==> flow/design.v <==
`timescale 1ns / 1ps
module checkfr_fsm(
    input [31:0] num_in,
    input clk, rst, r_i,
    output res,
    output reg r_o
    );
    reg [4:0] lst;
    reg [4:0] iter;
    reg res_rg;
    reg [1:0] state;
    reg [31:0] num;
    always@(posedge clk)
    begin
        if(rst)
            state <= 2'b00;
        else
        case(state)
        2'b00: if(r_i)
            begin
                lst <= 5'b11111;
                iter <= 0;
                res_rg <= 0;
                num <= num_in;
                state <= 2'b01;
            end
        2'b01:
            begin
                for(iter = 0; iter <= 22; iter = iter + 1)
                begin
                    if (lst == 5'b11111 && num[iter])
                        lst = iter;
                    else
                        lst = lst;
                end
                state <= 2'b10;
            end
        2'b10:
            begin
                if (num[30:23] > 7'b1111111)
                begin
                   res_rg = num[31] || ((22-(num[30:23]-7'b1111111)) >= lst) && (lst!=5'b11111);
                end
                else
                begin
                    res_rg = 1;
                end
                state <= 2'b00;
            end
        default:
            state <= 2'b00;
        endcase
    end
    always@(posedge clk)
    begin
        if(rst)
            r_o <= 0;
        else if(state == 2'b10)
            r_o <= 1;
        else
            r_o <= 0;
    end
    assign res = res_rg;
endmodule
`timescale 1ns / 1ps
module sum_fsm(
    input clk, rst, r_i,
    input [31:0] a, b,
    output [31:0] res,
    output reg r_o
    );
    reg [3:0] state;
    reg [31:0] mx;
    reg [31:0] mn;
    reg [24:0] mant;
    reg [22:0] mant_res;
    reg [8:0] exp;
    reg [4:0] carry;
    reg [4:0] iter;
    reg [31:0] res_reg;
    always@(posedge clk)
    begin
        if(rst)
            state <= 3'b000;
        else
        case(state)
            3'b000:
            begin
                state <= 3'b001;
                mx <= 0;
                mn <= 0;
                mant_res <= 0;
                mant <= 0;
                exp <= 0;
                carry <= 0;
                iter <= 0;
                res_reg <= 0;
            end
            3'b001: if(r_i)
            begin
                mx = (a[30:23] > b[30:23]) ? a : (((a[30:23] == b[30:23])) ? (a[22:0] > b[22:0] ? a : b) : b );
                mn = (a == mx) ? b : a;
                state <= 3'b010;
            end
            3'b010:
            begin
                mant <= (mx[31]^mn[31]) ? {1'b1, mx[22:0]} - ({1'b1, mn[22:0]} >> (mx[30:23]-mn[30:23])): {1'b1, mx[22:0]}+({1'b1, mn[22:0]} >> (mx[30:23]-mn[30:23]));
                state <= 3'b011;
            end
            3'b011:
            begin
                for(iter = 0; iter <= 24; iter = iter + 1)
                begin
                    if(mant[iter])
                        carry = iter;
                    else
                        carry = carry;
                end
                state <= 3'b100;
            end
            3'b100:
            begin
                mant_res <= mant[24] ? (mant >> 1) : (mant << (23-carry)); 
                state <= 3'b101;
            end
            3'b101:
            begin
                exp <= mx[30:23]+carry-5'b10111;
                state <= 3'b110;
            end
            3'b110:
            begin
                res_reg <= mx[31] ? {1'b1, exp[7:0], mant_res} : {1'b0, exp[7:0], mant_res};
                state <= 3'b111;
            end
            3'b111:
                state <= 3'b000;
            default:
                state <= 3'b000;
        endcase
    end
    always@(posedge clk)
    begin
        if(rst)
            r_o <= 0;
        else
        case(state)
            3'b000: r_o <= 0;
            3'b111: r_o <= 1;
        endcase
    end
    assign res = res_reg;
endmodule
`timescale 1ns / 1ps
module del_fsm(
    input [31:0] n, x,
    input clk, rst, r_i,
    output [31:0] res,
    output reg r_o
    );
    reg [24:0] divisible;
    reg [24:0] divider;
    reg [7:0] divs_exp;
    reg [7:0] divd_exp;
    reg divd_fb;
    reg divs_fb;
    reg [4:0] state;
    reg [4:0] iter;
    reg [23:0] mant_res;
    reg [24:0] reminder;
    reg [4:0] carry;
    reg [4:0] carry_sh;
    reg [8:0] exp;
    reg [31:0] res_reg;
    always@(posedge clk)
    begin
        if(rst)
            state <= 5'b00000;
        else
        case(state)
            5'b00000:
            begin
                divisible <= 0;
                divider <= 0;
                divs_exp <= 0;
                divd_exp <= 0;
                divd_fb <= 0;
                divs_fb <= 0;
                iter <= 0;
                mant_res <= 0;
                reminder <= 0;
                carry <= 0;
                res_reg <= 0;
                state <= 5'b00001;
            end
            5'b00001: if(r_i)
            begin
                divisible <= {1'b1, n[22:0]};
                divider <= {1'b1, x[22:0]};
                divs_exp <= n[30:23];
                divd_exp <= x[30:23];
                divd_fb <= n[31];
                divs_fb <= x[31];
                state <= 5'b00010;
            end
            5'b00010:
            begin
                if(divisible >= divider)
                begin
                    divisible <= divisible-divider;
                    mant_res <= mant_res +1'b1;
                    state <= 5'b00010;
                end
                else
                begin
                    reminder <= divisible;
                    state <= 5'b00011;
                end
            end
            5'b00011:
            begin
                reminder <= reminder << 1;
                state <= 5'b00100;
            end
            5'b00100:
            begin
                if(!mant_res[23])
                    state <= 5'b00101;
                else
                    state <= 5'b01010;  
            end
            5'b00101:
            begin
                if(reminder < divider)
                begin
                    mant_res <= mant_res << 1;
                    reminder <= reminder << 1;
                    state <= 5'b01001;
                end
                else
                    state <= 5'b00110;
            end
            5'b00110:
            begin
                mant_res <= (mant_res << 1) + 1'b1;
                state <= 5'b00111;
            end
            5'b00111:
            begin
                reminder <= reminder - divider;
                state <= 5'b01000;
            end
            5'b01000:
            begin
                reminder <= reminder << 1;
                state <= 5'b01001;
            end
            5'b01001:
            begin
                if(iter < 22)
                begin
                    iter <= iter + 1;
                    state <= 5'b00100;
                end
                else
                begin
                    state <= 5'b01010;
                    iter <= 0;
                end
            end
            5'b01010:  
            begin
                if(iter <= 23)
                    state <= 5'b01011;
                else
                    state <= 5'b01100;
            end
            5'b01011:
            begin
                if(mant_res[iter])
                begin
                    carry <= iter;
                    state <= 5'b01101;
                end
                else
                    state <= 5'b01101;
            end
            5'b01101:
            begin
                iter <= iter + 1;
                state <= 5'b01010;
            end
            5'b01100:
            begin
                carry_sh <= 23 - carry;
                state <= 5'b01110;
            end
            5'b01110:
            begin
                mant_res <= mant_res << carry_sh;
                state <= 5'b01111;
            end
            5'b01111:
            begin
                exp <= {1'b0,divs_exp}+7'b1111111-{1'b0,divd_exp};
                state <= 5'b10000;
            end
            5'b10000:
            begin
                res_reg <= {divs_fb^divd_fb, exp[7:0]-5'b10111+carry, mant_res[22:0]};
                state <= 5'b10001;
            end
            5'b10001:
            begin
                state <= 5'b00000;
            end
            default:
                state <= 5'b00000;
        endcase
    end
    always@(posedge clk)
    begin
        if(rst)
            r_o <= 0;
        else if(state == 5'b10001)
            r_o <= 1;
        else
            r_o <= 0;
    end    
    assign res = res_reg;
endmodule
`timescale 1ns / 1ps
module pow2_fsm(
    input [31:0] x,  
    input clk,
    input rst,
    input r_i,
    output [31:0] res,
    output err,
    output reg r_o
    );
    reg [8:0] exp_in;
    reg [22:0] mant_in;
    reg fb;
    reg [8:0] exp;
    reg [47:0] mant;
    reg [22:0] mant_res;
    reg [2:0] state;
    reg [31:0] res_reg;
    reg over;
    always@(posedge clk)
    begin
        if(rst)
            state <= 3'b000;
        else
        case(state)
        3'b000: if(r_i)
        begin
            exp_in <= x[30:23];
            mant_in <= x[22:0];
            fb <= x[31];
            exp <= 0;
            mant <= 0;
            mant_res <= 0;
            over <= 0;
            res_reg <= 0;
            state <= 3'b001;
        end
        3'b001:
        begin
            mant <= {1'b1,mant_in}*{1'b1,mant_in};
            state <= 3'b010;
        end
        3'b010:
        begin
            mant_res <= mant[47] ? mant[46:24] : mant[45:23];  
            state <= 3'b011;
        end
        3'b011:
        begin
            exp <= {1'b0,exp_in}+{1'b0,exp_in}-9'b001111111+mant[47];
            state <= 3'b100;
        end
        3'b100:
        begin
            res_reg = {1'b0, exp[7:0], mant_res};
            over = exp_in[7] ? {exp_in, mant_in} > res_reg[30:0] : {exp_in, mant_in} < res_reg[30:0];
            state <= 3'b101;
        end
        3'b101:
        begin
            state <= 3'b000;
        end
        default:
            state <= 3'b000;
        endcase
    end
    always@(posedge clk)
    begin
        if(rst)
            r_o <= 0;
        else if(state == 3'b101)
            r_o <= 1;
        else
            r_o <= 0;
    end
    assign res = res_reg;
    assign err = over;
endmodule
`timescale 1ns / 1ps
module fsm(
    input [15:0] dataIn,
    input R_I,
    input reset,
    input clk,
    output reg r_o,
    output reg [1:0] err,
    output [31:0] dataOut,
    output ready
    );
    reg [3:0] state;
    reg [31:0] reg_x;
    reg [31:0] reg_n;
    reg [31:0] counter;
    reg [31:0] step1;
    reg [31:0] step2;
    reg fr_i;
    reg fr_flag;
    wire fr_o;
    wire fr_res;
    reg incr_i;
    reg incr_flag;
    wire incr_o;
    wire [31:0] inc_res;
    reg sm_ri;
    reg sm_flag;
    wire sm_ro;
    wire [31:0] sm_res;
    reg dl_ri;
    reg dl_flag;
    wire dl_ro;
    wire [31:0] dl_res;
    reg pw_ri;
    reg pw_flag;
    wire pw_ro;
    wire pw_err;
    wire [31:0] pw_res;
    always@(posedge clk)
    begin
        if(reset)
        begin
            state <= 0;
            fr_i <= 0;
            incr_i <= 0;
            sm_ri <= 0;
            dl_ri <= 0;
            pw_ri <= 0;
        end
        else
        begin
            case(state)
                4'b0000:
                begin
                    reg_x <= 0;
                    reg_n <= 0;
                    counter <= 0;
                    err <= 0;
                    state <= 4'b0001;
                    fr_i <= 0;
                    fr_flag <= 1;
                    incr_i <= 0;
                    incr_flag <= 1;
                    sm_ri <= 0;
                    sm_flag <= 1;
                    dl_ri <= 0;
                    dl_flag <= 1;
                    pw_ri <= 0;
                    pw_flag <= 1;
                end
                4'b0001: if(R_I)
                begin
                    reg_x[31:16] <= dataIn;
                    state <= 4'b0010;
                end
                4'b0010: if(R_I)
                begin
                    reg_x[15:0] <= dataIn;
                    if ({reg_x[31:16], dataIn} == 0)
                    begin 
                        err <= 2'b11;
                        state <= 4'b1110;
                    end
                    else
                        state <= 4'b0011;    
                end
                4'b0011: if(R_I)
                begin
                    reg_n[31:16] <= dataIn;
                    state <= 4'b0100;
                end
                4'b0100: if(R_I)
                begin
                    reg_n[15:0] <= dataIn;
                    state <= 4'b1100;
                end
                4'b1100:  
                begin
                    if(fr_o)
                    begin
                        if(fr_res)
                        begin
                            err <= 2'b10;
                            reg_x <= 0;
                            fr_flag <= 1;
                            state <= 4'b1110;
                        end
                        else
                        begin
                            fr_flag <= 1;
                            state <= 4'b1101;
                        end
                    end
                    else
                    begin
                        if(fr_flag)
                        begin
                            fr_i <= 1;
                            fr_flag <= 0;
                        end
                        else
                            fr_i <= 0;
                   end
                end
                4'b1101:
                begin
                    state <= 4'b0101;
                end
                4'b0101:  
                begin
                    if(incr_o)
                    begin
                        counter <= inc_res;
                        if (inc_res[30:23]>reg_n[30:23] ? 1 : (inc_res[30:23]==reg_n[30:23] ? inc_res[22:0]>=reg_n[22:0] : 0))
                        begin
                            state <= 4'b0000;
                            incr_flag <= 1;
                        end
                        else
                        begin
                            incr_flag <= 1;
                            state <= 4'b0110;
                        end
                    end
                    else
                    begin
                        if(incr_flag)
                        begin
                            incr_i <= 1;
                            incr_flag <= 0;
                        end
                        else
                            incr_i <= 0;
                    end    
                end
                4'b0110:  
                begin
                    if(pw_ro)
                    begin
                        if (pw_err)
                        begin
                            err <= 2'b01;
                            reg_x <= 0;
                            state <= 4'b1110;
                            pw_flag <= 1;
                        end
                        else
                        begin
                            pw_flag <= 1;
                            step1 <= pw_res;
                            state <= 4'b0111;
                        end
                    end
                    else
                    begin
                        if(pw_flag)
                        begin
                            pw_ri <= 1;
                            pw_flag <= 0;
                        end
                        else
                            pw_ri <= 0;
                    end
                end
                4'b0111:  
                begin
                    if(dl_ro)
                    begin
                        dl_flag <= 1;
                        step2 <= dl_res;
                        state <= 4'b1000;
                    end
                    else
                    begin
                        if(dl_flag)
                        begin
                            dl_ri <= 1;
                            dl_flag <= 0;
                        end
                        else
                            dl_ri <= 0;
                   end
                end
                4'b1000:  
                begin
                    if(sm_ro)
                    begin
                        sm_flag <= 1;
                        reg_x <= sm_res;
                        state <= 4'b1110;
                    end
                    else
                    begin
                        if(sm_flag)
                        begin
                            sm_ri <= 1;
                            sm_flag <= 0;
                        end
                        else
                            sm_ri <= 0;
                    end
                end
                4'b1110:  
                begin
                    if(err==0)
                        state <= 4'b0101;
                    else
                        state <= 4'b0000;
                end
            endcase 
        end
    end
    always@(posedge clk)
    begin
        if(reset)
            r_o <= 0;
        else
        case(state)
            4'b0000: r_o <= 0;
            4'b0101: r_o <= 0;
            4'b1110: r_o <= 1;
            4'b1101: r_o <= 1;
        endcase
    end
    assign dataOut = reg_x;
    assign ready = (state == 4'b0001) || (state == 4'b0010) ||
                   (state == 4'b0011) || (state == 4'b0100);
    checkfr_fsm FR(
        .clk(clk),
        .rst(reset),
        .r_i(fr_i),
        .num_in(reg_n),
        .res(fr_res),
        .r_o(fr_o)
    );
    sum_fsm INCR(
        .clk(clk),
        .rst(reset),
        .r_i(incr_i),
        .r_o(incr_o),
        .a(counter),
        .b(32'b00111111100000000000000000000000),
        .res(inc_res)
    );
    sum_fsm SM(
        .clk(clk),
        .rst(reset),
        .r_i(sm_ri),
        .r_o(sm_ro),
        .a(step1),
        .b(step2),
        .res(sm_res)
    );
    pow2_fsm PW(
        .clk(clk),
        .rst(reset),
        .r_i(pw_ri),
        .r_o(pw_ro),
        .x(reg_x),
        .err(pw_err),
        .res(pw_res)
    );
    del_fsm DL(
        .clk(clk),
        .rst(reset),
        .r_i(dl_ri),
        .r_o(dl_ro),
        .n(reg_n),
        .x(reg_x),
        .res(dl_res)
    );
endmodule
From RTL to reports: fsm
The steps from the RTL of fsm to its reports follow in flow order.
Lines are those of the file above, counted from 1.
Operators: Yosys type, input widths -> output width; for muxes data width and select width s.
Library cell names are shortened.
{"block": "design", "design": "fsm", "clk_port": "clk", "lib": "sky130hd", "corner": "tt_025C_1v80"}

Word level
Yosys after proc, flatten, opt, wreduce and memory -nomap, before mapping. Memory bits, and registers merged into a memory's read port (data or address), are not among the register bits. Print and check cells are not counted.
{"block": "op_classes", "logic": 5, "n_addsub": 27, "cmp": 14, "n_shift": 6, "reduce_logical": 127, "div": 0, "n_mux": 273, "equal": 106, "n_mul": 1}
{"block": "op_table", "cell": "$mul 24x24->48", "n": 1}
{"block": "op_table", "cell": "$mux 5", "n": 121}
{"block": "op_table", "cell": "$pmux 32 s2", "n": 9}
{"block": "op_table", "cell": "$mux 32", "n": 16}
{"block": "op_table", "cell": "$mux 25", "n": 7}
{"block": "op_table", "cell": "$pmux 16 s5", "n": 2}
{"block": "op_table", "cell": "$pmux 25 s2", "n": 3}
{"block": "op_table", "cell": "$pmux 23 s2", "n": 3}
{"block": "op_table", "cell": "$eq 5x5->1 const B", "n": 25}
{"block": "op_table", "cell": "$pmux 25 s5", "n": 1}
{"block": "op_table", "cell": "$pmux 24 s5", "n": 1}
{"block": "op_table", "cell": "$mux 16", "n": 7}
{"block": "op_table", "cell": "$pmux 48 s2", "n": 1}
{"block": "op_table", "cell": "$mux 23", "n": 4}
{"block": "op_table", "cell": "$pmux 5 s17", "n": 1}
{"block": "op_table", "cell": "$pmux 8 s2", "n": 5}
{"block": "op_table", "cell": "$pmux 25 s3", "n": 1}
{"block": "op_table", "cell": "$shl 25x32->23", "n": 2}
{"block": "op_table", "cell": "$eq 32x32->1", "n": 2}
{"block": "op_table", "cell": "$mux 4", "n": 16}
{"block": "op_table", "cell": "$pmux 16 s2", "n": 2}
{"block": "op_table", "cell": "$reduce_bool 2->1", "n": 31}
{"block": "op_table", "cell": "$pmux 4 s7", "n": 2}
{"block": "op_table", "cell": "$reduce_and 3->1", "n": 18}
{"block": "op_table", "cell": "$ne 26x1->1 const B", "n": 2}
{"block": "op_table", "cell": "$add 24x25->25", "n": 2}
{"block": "op_table", "cell": "$sub 24x25->25", "n": 2}
{"block": "op_table", "cell": "$shr 24x8->25", "n": 2}
Not listed: further kinds 78, cells in them 270.
{"block": "word_totals", "latchBits": 0, "elab_cells": 626, "n_memories": 0, "input_bits": 19, "output_inout_bits": 36, "mem_bits_rw": 0, "clocked_rd_ports_x_width": 0, "ff_bits": 867, "rom_bits": 0}

Depth
Depth = most cells in a row (Yosys ltp): at word level without a register or memory, in the mapped netlist without a sequential cell, where the memories' decode and read muxes count.
{"block": "depth", "ltp_word": 114, "ABC_AREA": 1, "depth_mapped": 57, "ltp_nobuf": 56}

After synthesis
The flow's flattened synthesis, as Yosys stat reports it; memories are mapped. The netlist is that of the ABC_AREA named above (0 if unset); the other value can give another one.
{"block": "mapped", "synth_area_um2": 65681.7, "sequential_area_um2": 25584.5, "n_buf": 255, "flip_flops": 874, "cell_count": 7545}
{"block": "by_type", "cell": "edfxtp_1", "n": 808, "area_total_um2": 2.43E+04}
{"block": "by_type", "cell": "fa_1", "n": 433, "area_total_um2": 8.67E+03}
{"block": "by_type", "cell": "inv_1", "n": 1636, "area_total_um2": 6140.89}
{"block": "by_type", "cell": "ha_1", "n": 451, "area_total_um2": 5.64E+03}
{"block": "by_type", "cell": "nand2_1", "n": 1428, "area_total_um2": 5.36E+03}
{"block": "by_type", "cell": "o21ai_0", "n": 561, "area_total_um2": 2.81E+03}
{"block": "by_type", "cell": "a21oi_1", "n": 433, "area_total_um2": 2.17E+03}
{"block": "by_type", "cell": "nor2_1", "n": 555, "area_total_um2": 2.08E+03}
{"block": "by_type", "cell": "dfxtp_1", "n": 66, "area_total_um2": 1.32E+03}
{"block": "by_type", "cell": "nand3_1", "n": 189, "area_total_um2": 945.907}
{"block": "by_type", "cell": "clkbuf_1", "n": 231, "area_total_um2": 867.082}
{"block": "by_type", "cell": "o211ai_1", "n": 82, "area_total_um2": 615.59}
{"block": "by_type", "cell": "xor2_1", "n": 63, "area_total_um2": 551.779}
{"block": "by_type", "cell": "xnor2_1", "n": 55, "area_total_um2": 481.712}
{"block": "by_type", "cell": "nor3_1", "n": 75, "area_total_um2": 375.36}
{"block": "by_type", "cell": "nand4_1", "n": 46, "area_total_um2": 287.776}
{"block": "by_type", "cell": "a22oi_1", "n": 34, "area_total_um2": 255.245}
{"block": "by_type", "cell": "a31oi_1", "n": 37, "area_total_um2": 231.472}
Not listed: further types 47, cells in them 362.

Timing after synthesis
OpenSTA on the mapped netlist: ideal clock, no wires. The path of least setup slack (recovery checks aside). Input and output delay are each 20% of the period. Register names are those of the netlist, which keeps one name where synthesis merged equal registers.
{"block": "synth_path", "path_kind": "register to register", "startpoint": "reg PW.mant_in[11]", "endpoint": "reg PW.mant[47]", "path_delay_ns": 7.844, "n_path_buf": 1, "driving_pins": 45, "required_time_ns": 9.737, "tclk_ns": 10.0, "setup_time_ns": 0.263, "arrival_ns": 7.581, "t_first_pin_ns": 0.000, "path_slack_ns": 2.156, "synth_period_reached_ns": 7.844}
"path_delay_ns" = arrival - input delay + setup time.
"driving_pins": output pins that drive a net of the path, with the launching flip-flop's if there is one; two outputs of one cell count as two.
"synth_period_reached_ns" is the clock period less the worst setup slack; recovery checks do not enter. This is arithmetic on one report: input and output delays are still those of the set period (20% each).
Between the ends stands the longest chain of elaborated cells between them, by number of cells; it is not shown to be the way that was timed. Of several equally long chains one is given.
Each line given opens the expression or statement behind the cell; cells for indexed reads and writes are added by Yosys, which also makes memories of some case tables.
{"block": "synth_via", "path_cell_list": "edfxtp_1 > clkbuf_1 > nand2_1 > fa_1 > inv_1 > ha_1 > a21o_1 > fa_1 > inv_1 > fa_1 > inv_1 > fa_1 > inv_1 > fa_1 > inv_1 > fa_1 > ha_1 > nand2_1 > [9 not listed] > nor2_1 > inv_1 > nand2_1 > inv_1 > nor2_1 > inv_1 > a21oi_1 > nor2_1 > o21a_1 > nor2_1 > o31ai_1 > nand3_1 > nand2_1 > nand4_1 > o211ai_1 > nand2_1 > o211ai_1 > a21oi_1", "elab_chain_cells": 2, "cells_between": 2, "cone_lines": 2, "cone_classes": "1 x mul; 1 x mux"}
{"block": "synth_lines", "element": "start, declared", "line": 343, "text": "reg [22:0] mant_in;"}
{"block": "synth_lines", "element": "start, assigned", "line": 360, "text": "mant_in <= x[22:0];"}
{"block": "synth_lines", "element": "$mul 24x24->48", "line": 371, "text": "mant <= {1'b1,mant_in}*{1'b1,mant_in};"}
{"block": "synth_lines", "element": "$pmux 48 s2", "line": 356, "text": "case(state)"}
{"block": "synth_lines", "element": "end, assigned", "line": 363, "text": "mant <= 0;"}
{"block": "synth_lines", "element": "end, assigned", "line": 371}
{"block": "synth_lines", "element": "end, declared", "line": 346, "text": "reg [47:0] mant;"}

Timing after layout
From the final timing report of run A: the path of least setup slack in the routed layout; clock arrival at registers is part of the times.
{"block": "layout_path", "path_kind": "register to register", "startpoint": "reg PW.mant_in[11]", "endpoint": "reg PW.mant[46]", "t_first_pin_ns": 0.76, "setup_time_ns": 0.25, "arrival_ns": 9.85, "required_time_ns": 14.99, "tclk_ns": 14.5, "n_path_buf": 1, "driving_pins": 46, "path_slack_ns": 5.14}
Between the ends stands the longest chain of elaborated cells between them, by number of cells; it is not shown to be the way that was timed. Of several equally long chains one is given.
{"block": "layout_via", "path_cell_list": "edfxtp_1 > buf_4 > nand2_1 > fa_1 > inv_1 > ha_1 > a21o_1 > fa_1 > inv_1 > fa_1 > inv_1 > fa_1 > inv_1 > fa_1 > inv_1 > fa_1 > ha_1 > a21oi_1 > [10 not listed] > inv_1 > nand2_1 > inv_1 > nor2_1 > inv_1 > a21oi_1 > nor2_1 > o21a_1 > o21a_1 > nor2_1 > o21ai_0 > nand2_1 > nand2_1 > a21o_1 > nand2_1 > o211ai_1 > o21ai_0 > a21oi_1", "elab_chain_cells": 2, "cells_between": 2, "cone_lines": 2, "cone_classes": "1 x mul; 1 x mux"}
{"block": "layout_lines", "element": "start, declared", "line": 343, "text": "reg [22:0] mant_in;"}
{"block": "layout_lines", "element": "start, assigned", "line": 360, "text": "mant_in <= x[22:0];"}
{"block": "layout_lines", "element": "$mul 24x24->48", "line": 371, "text": "mant <= {1'b1,mant_in}*{1'b1,mant_in};"}
{"block": "layout_lines", "element": "$pmux 48 s2", "line": 356, "text": "case(state)"}
{"block": "layout_lines", "element": "end, assigned", "line": 363, "text": "mant <= 0;"}
{"block": "layout_lines", "element": "end, assigned", "line": 371}
{"block": "layout_lines", "element": "end, declared", "line": 346, "text": "reg [47:0] mant;"}

==> runs of fsm <==
Module fsm, platform sky130hd: 5 stored runs of the flow (Yosys, OpenROAD) with differing settings, in no particular order. Input and output delays are each 20% of the period that was set; the output load is 0.01 pF.
"achievedPeriod_ns" = clock period - worst setup slack. The figure is calculated, with input and output delays left at 20% of the set period.
"worst_path_time_ns" means the part of the period allowed to the worst setup path (the constraints hold back 20% at inputs and 20% at outputs) less its slack; where the path has registers, the arrival times of their clocks count too.
"design_power_uw" is the tool's figure for a default switching activity; nothing was simulated.

{"run": "run A", "settings": { "ABC_AREA": 1, "CAP_MARGIN": 20, "CELL_PAD_IN_SITES_GLOBAL_PLACEMENT": 2, "CORE_UTILIZATION": 18, "CTS_CLUSTER_DIAMETER": 243, "SETUP_SLACK_MARGIN": 0.42, "SLEW_MARGIN": 0, "TNS_END_PERCENT": 65, "period_ns": 14.5, "CORE_MARGIN": 2 }, "results": { "ys_area_um2": 65681.7, "total_die_area_um2": 369749.0, "final_stdcell_area_um2": 76052.9, "final_util_pct": 21.0, "worstSetupSlack_ns": 5.144, "setup_tns_ns": 0.000, "timing.hold.ws_ns": 0.410, "design_power_uw": 6780, "achievedPeriod_ns": 9.356, "worst_path_time_ns": 9.36, "path_kind": "register to register" }}
{"run": "run B", "settings": { "ABC_AREA": 1, "CAP_MARGIN": 25, "CELL_PAD_IN_SITES_DETAIL_PLACEMENT": 1, "CORE_UTILIZATION": 18, "CTS_CLUSTER_SIZE": 38, "PLACE_DENSITY": 0.74, "SETUP_SLACK_MARGIN": -0.99, "SLEW_MARGIN": 5, "period_ns": 13.0, "CORE_MARGIN": 2 }, "results": { "ys_area_um2": 65681.7, "total_die_area_um2": 369749.0, "final_stdcell_area_um2": 75379.8, "final_util_pct": 20.8, "worstSetupSlack_ns": 0.918, "setup_tns_ns": 0.000, "timing.hold.ws_ns": 0.399, "design_power_uw": 7459, "achievedPeriod_ns": 12.082, "worst_path_time_ns": 12.08, "path_kind": "register to register" }}
{"run": "run C", "settings": { "ABC_AREA": 0, "CAP_MARGIN": 15, "CELL_PAD_IN_SITES_DETAIL_PLACEMENT": 2, "CELL_PAD_IN_SITES_GLOBAL_PLACEMENT": 3, "CORE_UTILIZATION": 41, "CTS_CLUSTER_DIAMETER": 194, "GPL_TIMING_DRIVEN": 1, "HOLD_SLACK_MARGIN": 0.04, "PLACE_DENSITY_LB_ADDON": 0.04, "SLEW_MARGIN": 35, "TNS_END_PERCENT": 55, "period_ns": 6.12, "CORE_MARGIN": 2 }, "results": { "ys_area_um2": 66416.2, "total_die_area_um2": 165226.0, "final_stdcell_area_um2": 77589.4, "final_util_pct": 48.3, "worstSetupSlack_ns": -1.646, "setup_tns_ns": -34.271, "timing.hold.ws_ns": 0.393, "design_power_uw": 15842, "achievedPeriod_ns": 7.766, "worst_path_time_ns": 7.77, "path_kind": "register to register" }}
{"run": "run D", "settings": { "CORE_UTILIZATION": 40, "period_ns": 10.0, "CAP_MARGIN": 20, "CORE_MARGIN": 2, "SLEW_MARGIN": 20 }, "results": { "ys_area_um2": 66416.2, "total_die_area_um2": 169316.0, "final_stdcell_area_um2": 72738.5, "final_util_pct": 44.1, "worstSetupSlack_ns": 0.979, "setup_tns_ns": 0.000, "timing.hold.ws_ns": 0.410, "design_power_uw": 8990, "achievedPeriod_ns": 9.021, "worst_path_time_ns": 9.02, "path_kind": "register to register" }}
{"run": "run E", "settings": { "ABC_AREA": 0, "CORE_MARGIN": 6, "CORE_UTILIZATION": 27, "CTS_CLUSTER_SIZE": 70, "GPL_ROUTABILITY_DRIVEN": 0, "MAX_ROUTING_LAYER": "met5", "PLACE_DENSITY_LB_ADDON": 0.21, "SETUP_SLACK_MARGIN": 2.4, "SLEW_MARGIN": 40, "TNS_END_PERCENT": 25, "period_ns": 8.09, "CAP_MARGIN": 20 }, "results": { "ys_area_um2": 66416.2, "total_die_area_um2": 258034.0, "final_stdcell_area_um2": 77111.5, "final_util_pct": 31.6, "worstSetupSlack_ns": 0.686, "setup_tns_ns": 0.000, "timing.hold.ws_ns": 0.406, "design_power_uw": 11688, "achievedPeriod_ns": 7.404, "worst_path_time_ns": 7.40, "path_kind": "register to register" }}
